==> flow/design.v <==
module datapath(input clk, reset, weCU, buffIRCU, buffAHCU,
                input buffALCU, buffRCU, srcbmuxCU, adrmuxCU,
			       input [1:0] acmuxCU, pcmuxCU,
			       input [2:0] aluopCU,
			       input [7:0] memdata,
			       output [15:0] address,
			       output [7:0] writedata, instrCU,
			       output zeroCU);
wire [7:0]  adrHout, buffIRout, buffAHout, buffALout, srcbmuxout;
wire [7:0]  acout, acmuxout, rout, buffRout, aluout;
wire [15:0] pcout, pcaddout, mdaout, pcmuxout, adrmuxout;
flopr #(8) IR(clk, reset, buffIRout, instrCU);
flopr #(8) adrH(clk, reset, buffAHout, adrHout);
buff buffIR(clk, reset, memdata, buffIRCU, buffIRout);
buff buffadrH(clk, reset, memdata, buffAHCU, buffAHout);
buff buffadrL(clk, reset, memdata, buffALCU, buffALout);
mux3 #(8) acmux(aluout, memdata, rout, acmuxCU, acmuxout);
flopr #(8) AC(clk, reset, acmuxout, acout);
flopr #(8) R(clk, reset, buffRout, rout);
buff buffR(clk, reset, acout, buffRCU, buffRout);
mux2 #(8) srcbmux(rout, 8'b00000001, srcbmuxCU, srcbmuxout);
alu alu(acout, srcbmuxout, aluopCU, aluout, zeroCU);
flopr #(16) PC(clk, reset, pcmuxout, pcout);
mux3 #(16) pcmux(pcout, pcaddout, {adrHout, buffALout}, pcmuxCU, pcmuxout);
adder pcadder(pcout, 16'b000000000000001, pcaddout);
flopr #(16) MDA(clk, reset, {adrHout, buffALout}, mdaout);
mux2 #(16) addressmux(pcout, mdaout, adrmuxCU, adrmuxout);
assign address = adrmuxout;
assign writedata = aluout;
endmodule
module mux2 # (parameter WIDTH = 8)
(input  [WIDTH-1:0] a0, a1,
 input s,
 output [WIDTH-1:0] y);
  assign y = s ? a1 : a0;
endmodule
module mux3 # (parameter WIDTH = 8)
(input  [WIDTH-1:0] a0, a1, a2,
 input  [1:0] s,
 output [WIDTH-1:0] y);
  assign y = s[1] ? a2 : (s[0] ? a1 : a0); 
endmodule
module flopr # (parameter WIDTH = 8)
(input clk, reset,
 input [WIDTH-1:0] d,
 output reg [WIDTH-1:0] q);
 always @ (posedge clk, posedge reset)
   if (reset) q <= 0;
   else q <= d;
endmodule
module buff(input clk, reset, input[7:0] a, input s, output [7:0] y);
  reg [7:0] q;
  assign y = (s == 1) ? a : q;
  always @ (posedge clk, posedge reset)
    if (reset) q <= 0;
    else q <= y;
endmodule
module adder(input [15:0] a, b, output [15:0] y);
assign y = a + b;
endmodule
module alu (a, b, sel, out, zero);
    input [7:0] a,b;
    input [2:0] sel; 
    output reg [7:0] out;
    output reg zero;
    always @ (*) 
    begin 
        case(sel) 
		      3'b000:   
	begin
		out = a; 
		if (out == 0) zero = 1;  
		else zero = 0; 
          end
            3'b001:   
	begin
		out = a+b;  
		if (out == 0)
		 zero = 1;  
		else
		zero = 0;
          end     
            3'b010:   
	begin
		out = a-b;  
		if (out == 0) zero = 1;  
		else zero = 0;
          end 
            3'b011:   
	begin
		out = 0; 
		zero = 1;
          end
			   3'b100:   
	begin
		out = a & b; 
		if (out == 0)
		 zero = 1;  
		else
		zero = 0;
          end
		     3'b101:   
	begin
		out = a | b; 
		if (out == 0) zero = 1;  
		else zero = 0; 
          end
			  3'b110:   
	begin
		out = a ^ b; 
		if (out == 0) zero = 1;  
		else zero = 0; 
          end		 
			  3'b111:   
	begin
		out = ~a; 
		if (out == 0) zero = 1;  
		else zero = 0; 
          end
        endcase
    end
endmodule
module controller(input clk, reset, zflag, 
                  input [7:0] opcode, 
						output buffIR, buffAH, buffAL, buffR, srcbmux, adrmux, we,
			         output [1:0] pcmux, acmux, 
						output [2:0] aluop);
  maindec md(clk, reset, zflag, opcode, buffAL, buffR, buffIR, buffAH, srcbmux, adrmux, we, pcmux, acmux, aluop);
endmodule
module maindec(input clk, reset, zflag, 
               input [7:0] opcode, 
					output buffAL, buffR, buffIR, buffAH, srcbmux, adrmux, we,
			      output [1:0] pcmux, acmux,
					output [2:0] aluop);
  reg [13:0] controls;
  reg [3:0] state, nextstate;
  assign {buffAL, buffAH, buffIR, acmux, buffR, srcbmux, aluop, pcmux, adrmux, we} = controls;
  parameter fetch = 4'b0000;
  parameter decode = 4'b0001;
  parameter getah = 4'b0010;
  parameter getal = 4'b0011;
  parameter loaddata = 4'b0100;
  parameter storedata = 4'b0101;
  parameter jumpinstr = 4'b0110;
  parameter alu = 4'b0111;
  parameter r_to_ac = 4'b1000;
  parameter ac_to_r = 4'b1001;
  parameter ahfetch = 4'b1010;
  parameter pcinc = 4'b1011;
  parameter NOP = 8'h00;
  parameter LDAC = 8'h01;
  parameter STAC = 8'h02;
  parameter MVAC = 8'h03;
  parameter MOVR = 8'h04;
  parameter JUMP = 8'h05;
  parameter JMPZ = 8'h06;
  parameter JPNZ = 8'h07;
  parameter ADD = 8'h08;
  parameter SUB = 8'h09;
  parameter INAC = 8'h0A;
  parameter CLAC = 8'h0B;
  parameter AND = 8'h0C;
  parameter OR = 8'h0D;
  parameter XOR = 8'h0E;
  parameter NOT = 8'h0F;
  always @(posedge clk, posedge reset)
    if (reset)  state <= fetch;
	 else        state <= nextstate;
  always @(*)
  begin  
    case(state)
	   fetch: nextstate <= decode;
		decode: case(opcode)
		          NOP: nextstate <= pcinc;
					 LDAC: nextstate <= ahfetch;
					 STAC: nextstate <= ahfetch;
					 MVAC: nextstate <= ac_to_r;
					 MOVR: nextstate <= r_to_ac;
					 JUMP: nextstate <= ahfetch;
					 JMPZ: nextstate <= ahfetch;
					 JPNZ: nextstate <= ahfetch;
					 default: nextstate <= alu;
				 endcase
		 getah: nextstate <= getal;
		 getal: if (opcode == STAC)      nextstate <= storedata;
		        else if (opcode == LDAC) nextstate <= loaddata;
				  else if ((opcode == JMPZ) & ~zflag) nextstate <= pcinc;
				  else if ((opcode == JPNZ) & zflag)  nextstate <= pcinc;
				  else                     nextstate <= jumpinstr;
		 jumpinstr: nextstate <= fetch;
		 storedata: nextstate <= fetch;
		 loaddata: nextstate <= fetch;
		 ac_to_r: nextstate <= fetch;
		 r_to_ac: nextstate <= fetch;
		 alu: nextstate <= fetch;
		 ahfetch: nextstate <= getah;
		 pcinc: nextstate <= fetch;
		 default: nextstate <= fetch;
	 endcase
  end
  always @(*)
  begin
    case(state)
	   fetch: controls <= 14'b00100000000000;
		decode: controls <= 14'b00000000000000;
		getah: controls <= 14'b01000000000100;
		getal: controls <= 14'b10000000000000;
		storedata: controls <= 14'b00000000000111;
		loaddata: controls <=  14'b00001000000110;
		ac_to_r: controls <= 14'b00000100000100;
		r_to_ac: controls <= 14'b00010000000100;
		jumpinstr: controls <= 14'b00000000001010;
		ahfetch: controls <= 14'b00000000000100;
		pcinc: controls <= 14'b00000000000100;
		alu:
		begin
		  case(opcode)
		    ADD: controls <= 14'b00000000010100;
			 SUB: controls <= 14'b00000000100100;
			 INAC: controls <= 14'b00000010010100;
			 CLAC: controls <= 14'b00000000110100;
			 AND: controls <= 14'b00000001000100;
			 OR: controls <= 14'b00000001010100;
			 XOR: controls <= 14'b00000001100100;
			 NOT: controls <= 14'b00000001110100;
			 default: controls <= 14'b00000000000000;
		  endcase
		end
		default: controls <= 14'b00000000000000;
    endcase
  end
endmodule
module smm(input clk, reset,
           input [7:0] readdata,
           output we, 
			  output [15:0] address,
			  output [7:0] writedata);
wire buffR, buffIR, buffAH, mdamux, buffAL, adrmux, srcbmux;
wire [1:0] pcmux, acmux;
wire [2:0] aluop;
wire [15:0] addr;
wire [7:0] wdata, instr;
wire zero;
datapath dp(clk, reset, we, buffIR, buffAH, buffAL, buffR, srcbmux, adrmux, acmux, pcmux, aluop, readdata, addr, wdata, instr, zero);
controller cu(clk, reset, zero, instr, buffIR, buffAH, buffAL, buffR, srcbmux, adrmux, we, pcmux, acmux, aluop);
assign writedata = wdata;
assign address = addr;
endmodule
From RTL to reports: smm
Tool output for the design above, in the order of the flow.
Line numbers count from 1 in the design file above.
{"block": "setup", "top_module": "smm", "clk_port": "clk", "lib": "sky130hd", "lib_corner": "tt_025C_1v80"}

After elaboration
Counts by Yosys on the flattened word-level netlist (proc, flatten, opt, wreduce; memories kept). Register bits leave out memories and registers merged into their read ports (data or address). Print and check cells are left out. Cells with the same type and inputs are merged into one.
Yosys's memory passes give these memory sizes; they may raise the number of words (mostly to a power of two), join words into wider ones and drop unused or constant bits.
{"block": "word_totals", "regBits": 76, "latchBits": 0, "ram_bits": 0, "rom_bits": 96, "clocked_rd_ports_x_width": 0, "mem_count": 2, "input_bits": 10, "out_inout_bits": 25, "wordCells": 79}
{"block": "classes", "addsub": 3, "n_mul": 0, "n_div": 0, "cmp": 0, "n_eq": 22, "n_shift": 0, "muxes": 24, "bitwise": 7, "reduce_logical": 13}
{"block": "mem_list", "memory": "(name not given)", "words": 16, "word_bits": 5, "read_ports": 1, "wr": 0, "line_no": 217, "source": "case(opcode)"}
{"block": "mem_list", "memory": "(name not given)", "words": 8, "word_bits": 2, "read_ports": 1, "wr": 0, "line_no": 173, "source": "decode: case(opcode)"}
{"block": "op_table", "operator": "case mux 14 bit (select 10 bit)", "count": 1}
{"block": "op_table", "operator": "case mux 8 bit (select 8 bit)", "count": 1}
{"block": "op_table", "operator": "zero test 8 bit", "count": 7}
{"block": "op_table", "operator": "two-way mux 16 bit", "count": 3}
{"block": "op_table", "operator": "two-way mux 8 bit", "count": 4}
{"block": "op_table", "operator": "case mux 4 bit (select 5 bit)", "count": 1}
{"block": "op_table", "operator": "two-way mux 4 bit", "count": 5}
{"block": "op_table", "operator": "adder 16 x 1 -> 16 bit (second input constant)", "count": 1}
{"block": "op_table", "operator": "equality test 4 x 3 -> 1 bit (second input constant)", "count": 4}
{"block": "op_table", "operator": "equality test 4 bit (second input constant)", "count": 4}
{"block": "op_table", "operator": "equality test 8 x 3 -> 1 bit (second input constant)", "count": 2}
{"block": "op_table", "operator": "two-way mux 14 bit", "count": 1}
{"block": "op_table", "operator": "equality test 3 bit (second input constant)", "count": 4}
{"block": "op_table", "operator": "equality test 4 x 2 -> 1 bit (second input constant)", "count": 2}
{"block": "op_table", "operator": "zero test 4 bit", "count": 2}
{"block": "op_table", "operator": "equality test 8 x 1 -> 1 bit (second input constant)", "count": 1}
{"block": "op_table", "operator": "equality test 8 x 2 -> 1 bit (second input constant)", "count": 1}
{"block": "op_table", "operator": "adder 8 bit", "count": 1}
{"block": "op_table", "operator": "subtractor 8 bit", "count": 1}
{"block": "op_table", "operator": "AND 8 bit", "count": 1}
{"block": "op_table", "operator": "OR 8 bit", "count": 1}
{"block": "op_table", "operator": "bitwise XOR 8 bit", "count": 1}
{"block": "op_table", "operator": "inverter 8 bit", "count": 1}
{"block": "op_table", "operator": "case mux 1 bit (select 8 bit)", "count": 1}
{"block": "op_table", "operator": "two-way mux 1 bit", "count": 7}
{"block": "op_table", "operator": "equality test 3 x 2 -> 1 bit (second input constant)", "count": 2}
{"block": "op_table", "operator": "zero test 5 bit", "count": 1}
{"block": "op_table", "operator": "equality test 4 x 1 -> 1 bit (second input constant)", "count": 1}
Not listed: further kinds 6, cells in them 7.

Longest topological paths
Longest topological path by Yosys (ltp), each cell counted once; first at word level (registers and memories cut), then after technology mapping (sequential cells cut; the memories' decode and read muxes count).
{"block": "logic_depth", "ltp_word": 14, "ABC_AREA": 0, "mapped_depth": 14, "depth_no_buf": 13}

After synthesis
Source: synth_stat.txt of the flow (Yosys; design flattened, memories mapped). It holds for the ABC_AREA given above (unset counts as 0); a run with the other value may have another netlist.
{"block": "synth_totals", "cells": 523, "yosys_area_um2": 4834.6, "seqArea_um2": 1701.6, "ffs": 68}
{"block": "by_type", "cell_type": "sky130_fd_sc_hd__dfrtp_1", "count": 68, "area_total_um2": 1.7E+03}
{"block": "by_type", "cell_type": "sky130_fd_sc_hd__mux2_2", "count": 47, "area_total_um2": 529.258}
{"block": "by_type", "cell_type": "sky130_fd_sc_hd__ha_1", "count": 31, "area_total_um2": 387.872}
{"block": "by_type", "cell_type": "sky130_fd_sc_hd__o21ai_0", "count": 35, "area_total_um2": 175.168}
{"block": "by_type", "cell_type": "sky130_fd_sc_hd__nand2_1", "count": 46, "area_total_um2": 172.666}
{"block": "by_type", "cell_type": "sky130_fd_sc_hd__nor2_1", "count": 33, "area_total_um2": 123.869}
{"block": "by_type", "cell_type": "sky130_fd_sc_hd__inv_1", "count": 31, "area_total_um2": 116.362}
{"block": "by_type", "cell_type": "sky130_fd_sc_hd__mux2i_1", "count": 11, "area_total_um2": 110.106}
{"block": "by_type", "cell_type": "sky130_fd_sc_hd__a21oi_1", "count": 19, "area_total_um2": 95.091}
{"block": "by_type", "cell_type": "sky130_fd_sc_hd__nor3_1", "count": 18, "area_total_um2": 90.086}
{"block": "by_type", "cell_type": "sky130_fd_sc_hd__xnor2_1", "count": 10, "area_total_um2": 87.584}
{"block": "by_type", "cell_type": "sky130_fd_sc_hd__nand4_1", "count": 13, "area_total_um2": 81.328}
{"block": "by_type", "cell_type": "sky130_fd_sc_hd__a221o_1", "count": 7, "area_total_um2": 70.067}
{"block": "by_type", "cell_type": "sky130_fd_sc_hd__clkbuf_1", "count": 18, "area_total_um2": 67.565}
{"block": "by_type", "cell_type": "sky130_fd_sc_hd__nor3b_1", "count": 8, "area_total_um2": 60.058}
{"block": "by_type", "cell_type": "sky130_fd_sc_hd__nor4_1", "count": 8, "area_total_um2": 50.048}
{"block": "by_type", "cell_type": "sky130_fd_sc_hd__nand3_1", "count": 9, "area_total_um2": 45.043}
{"block": "by_type", "cell_type": "sky130_fd_sc_hd__nand2b_1", "count": 7, "area_total_um2": 43.792}
Other cell types: 45; their cells: 104.
By module: a second synthesis without flattening, with its own total; a netlist apart from the flattened one above.
{"block": "unflattened", "hier_cells": 610, "hier_area_um2": 6567.5}
Rows give one instance, submodules left out.
{"block": "by_module", "mod": "alu", "instances": 1, "n_cells": 197, "mod_area_um2": 1495.2, "mod_seq_area_um2": 0.0}
{"block": "by_module", "mod": "buff", "instances": 4, "n_cells": 18, "mod_area_um2": 335.3, "mod_seq_area_um2": 200.2}
{"block": "by_module", "mod": "flopr #(WIDTH=8)", "instances": 4, "n_cells": 9, "mod_area_um2": 203.9, "mod_seq_area_um2": 200.2}
{"block": "by_module", "mod": "flopr #(WIDTH=16)", "instances": 2, "n_cells": 17, "mod_area_um2": 404.1, "mod_seq_area_um2": 400.4}
{"block": "by_module", "mod": "adder", "instances": 1, "n_cells": 98, "mod_area_um2": 724.4, "mod_seq_area_um2": 0.0}
{"block": "by_module", "mod": "maindec", "instances": 1, "n_cells": 65, "mod_area_um2": 476.7, "mod_seq_area_um2": 100.1}
{"block": "by_module", "mod": "mux3 #(WIDTH=16)", "instances": 1, "n_cells": 53, "mod_area_um2": 345.3, "mod_seq_area_um2": 0.0}
{"block": "by_module", "mod": "mux2 #(WIDTH=16)", "instances": 1, "n_cells": 18, "mod_area_um2": 249.0, "mod_seq_area_um2": 0.0}
{"block": "by_module", "mod": "mux3 #(WIDTH=8)", "instances": 1, "n_cells": 26, "mod_area_um2": 172.7, "mod_seq_area_um2": 0.0}
{"block": "by_module", "mod": "mux2 #(WIDTH=8)", "instances": 1, "n_cells": 9, "mod_area_um2": 131.4, "mod_seq_area_um2": 0.0}
{"block": "by_module", "mod": "datapath", "instances": 1, "n_cells": 2, "mod_area_um2": 7.5, "mod_seq_area_um2": 0.0}
{"block": "by_module", "mod": "controller", "instances": 1, "n_cells": 0, "mod_area_um2": 0.0, "mod_seq_area_um2": 0.0}
{"block": "by_module", "mod": "smm", "instances": 1, "n_cells": 0, "mod_area_um2": 0.0, "mod_seq_area_um2": 0.0}

Worst setup path after synthesis
OpenSTA on the mapped netlist: ideal clock, no wires. The path of least setup slack (recovery checks aside). Input and output delay are each 20% of the period. Register names are those of the netlist, which keeps one name where synthesis merged equal registers.
{"block": "synth_timing", "path_type": "reg-to-output", "startpoint": "register (name not given)", "endpoint": "output writedata[6]", "tclk_ns": 5.0, "output_delay_ns": 1.000, "launch_ns": 0.000, "arrival_ns": 3.339, "required_ns": 4.000, "path_slack_ns": 0.661, "path_delay_ns": 3.339, "path_stages": 13, "path_buffers": 0, "synth_period_reached_ns": 4.339}
"path_delay_ns" is the arrival time less input delay plus setup time.
At an output port there is no setup time.
"path_stages": output pins that drive a net of the path, with the launching flip-flop's if there is one; two outputs of one cell count as two.
"synth_period_reached_ns" = period - worst setup slack (recovery checks aside). The figure is calculated, with input and output delays left at 20% of the set period.
Between the ends stands the longest chain of elaborated cells between them, by number of cells; it is not shown to be the way that was timed. Of several equally long chains one is given.
A line is the first line of the expression or statement that the cell stems from. Yosys adds cells for indexed reads and writes and turns some case tables into memories.
{"block": "synth_via", "path_cell_list": "sky130_fd_sc_hd__dfrtp_1 -> sky130_fd_sc_hd__or4_4 -> sky130_fd_sc_hd__nor3_4 -> sky130_fd_sc_hd__nand3b_1 -> sky130_fd_sc_hd__nand2_1 -> sky130_fd_sc_hd__inv_1 -> sky130_fd_sc_hd__fa_1 -> sky130_fd_sc_hd__a211oi_1 -> sky130_fd_sc_hd__o21bai_1 -> sky130_fd_sc_hd__a21oi_1 -> sky130_fd_sc_hd__xnor2_1 -> sky130_fd_sc_hd__o211ai_1 -> sky130_fd_sc_hd__a21boi_0", "elab_chain_cells": 6}
{"block": "synth_rtl", "item": "zero test 4 bit", "line_no": 217, "source": "case(opcode)"}
{"block": "synth_rtl", "item": "two-way mux 14 bit", "line_no": 217}
{"block": "synth_rtl", "item": "case mux 14 bit (select 10 bit)", "line_no": 203, "source": "case(state)"}
{"block": "synth_rtl", "item": "two-way mux 8 bit", "line_no": 35, "source": "assign y = s ? a1 : a0;"}
{"block": "synth_rtl", "item": "subtractor 8 bit", "line_no": 85, "source": "out = a-b;"}
{"block": "synth_rtl", "item": "case mux 8 bit (select 8 bit)", "line_no": 68, "source": "case(sel)"}
{"block": "synth_rtl", "item": "end, declared", "line_no": 237, "source": "output [7:0] writedata);"}

Path in the finished layout
Path of least setup slack in the final report of job 1 (OpenROAD, finished layout, wires in). Where an end is a register, its clock arrival counts in the times.
{"block": "layout_timing", "path_type": "reg-to-output", "startpoint": "register (name not given)", "endpoint": "output writedata[1]", "tclk_ns": 5.0, "output_delay_ns": 1.00, "launch_ns": 0.33, "arrival_ns": 3.86, "required_ns": 4.00, "path_slack_ns": 0.14, "path_stages": 11, "path_buffers": 1}
Between the ends stands the longest chain of elaborated cells between them, by number of cells; it is not shown to be the way that was timed. Of several equally long chains one is given.
{"block": "layout_via", "path_cell_list": "sky130_fd_sc_hd__dfrtp_1 -> sky130_fd_sc_hd__or4_4 -> sky130_fd_sc_hd__nor3_4 -> sky130_fd_sc_hd__nand3b_1 -> sky130_fd_sc_hd__nand2b_1 -> sky130_fd_sc_hd__ha_2 -> sky130_fd_sc_hd__fa_2 -> sky130_fd_sc_hd__o22ai_1 -> sky130_fd_sc_hd__nor3_1 -> sky130_fd_sc_hd__a22oi_1 -> sky130_fd_sc_hd__clkdlybuf4s50_1", "elab_chain_cells": 6}
{"block": "layout_rtl", "item": "zero test 4 bit", "line_no": 217, "source": "case(opcode)"}
{"block": "layout_rtl", "item": "two-way mux 14 bit", "line_no": 217}
{"block": "layout_rtl", "item": "case mux 14 bit (select 10 bit)", "line_no": 203, "source": "case(state)"}
{"block": "layout_rtl", "item": "two-way mux 8 bit", "line_no": 35, "source": "assign y = s ? a1 : a0;"}
{"block": "layout_rtl", "item": "subtractor 8 bit", "line_no": 85, "source": "out = a-b;"}
{"block": "layout_rtl", "item": "case mux 8 bit (select 8 bit)", "line_no": 68, "source": "case(sel)"}
{"block": "layout_rtl", "item": "end, declared", "line_no": 237, "source": "output [7:0] writedata);"}

--- measured runs ---
Measured data: module smm, platform sky130hd, 3 stored runs of the flow under differing settings, order arbitrary. Input and output delays are each 20% of the period that was set; the output load is 0.01 pF.
"worst_path_time_ns" means the part of the period allowed to the worst setup path (the constraints hold back 20% at inputs and 20% at outputs) less its slack; where the path has registers, the arrival times of their clocks count too.
"total_power_mw" rests on the timing tool's default activity at the inputs, not on a simulated workload.

{"run": "job 1", "settings": { "CORE_UTILIZATION": 40, "PLACE_DENSITY": 0.89, "SETUP_SLACK_MARGIN": -0.12, "SLEW_MARGIN": 40, "period_ns": 5.0, "CAP_MARGIN": 20, "CORE_MARGIN": 2 }, "results": { "setup_worst_slack_ns": 0.142, "worst_path_time_ns": 3.86, "worstPathKind": "reg-to-output", "die_area_um2": 12982.3, "total_power_mw": 4.250, "util_frac": 0.492, "timing.hold.ws_ns": 0.403, "synthesis_area_um2": 4834.6 }}
{"run": "job 2", "settings": { "CORE_ASPECT_RATIO": 0.91, "CORE_UTILIZATION": 58, "CTS_CLUSTER_DIAMETER": 278, "GPL_TIMING_DRIVEN": 0, "HOLD_SLACK_MARGIN": -0.06, "MIN_ROUTING_LAYER": "met2", "PLACE_DENSITY_LB_ADDON": 0.04, "SETUP_SLACK_MARGIN": -0.12, "SLEW_MARGIN": 30, "TNS_END_PERCENT": 30, "period_ns": 5.0, "CAP_MARGIN": 20, "CORE_MARGIN": 2 }, "results": { "setup_worst_slack_ns": -0.012, "synthesis_area_um2": 4834.6, "worst_path_time_ns": 4.01, "worstPathKind": "reg-to-output", "util_frac": 0.721, "die_area_um2": 9082.6, "timing.hold.ws_ns": 0.403, "total_power_mw": 4.352 }}
{"run": "job 3", "settings": { "ABC_AREA": 0, "CELL_PAD_IN_SITES_DETAIL_PLACEMENT": 1, "CELL_PAD_IN_SITES_GLOBAL_PLACEMENT": 1, "CORE_MARGIN": 3, "CORE_UTILIZATION": 22, "MAX_ROUTING_LAYER": "met4", "MIN_ROUTING_LAYER": "met2", "PLACE_DENSITY_LB_ADDON": 0.11, "SETUP_SLACK_MARGIN": 0.77, "period_ns": 3.7, "CAP_MARGIN": 20, "SLEW_MARGIN": 20 }, "results": { "total_power_mw": 8.070, "synthesis_area_um2": 4834.6, "util_frac": 0.367, "die_area_um2": 23790.0, "worst_path_time_ns": 3.58, "worstPathKind": "reg-to-output", "setup_worst_slack_ns": -0.622, "timing.hold.ws_ns": 0.398 }}
--- end ---
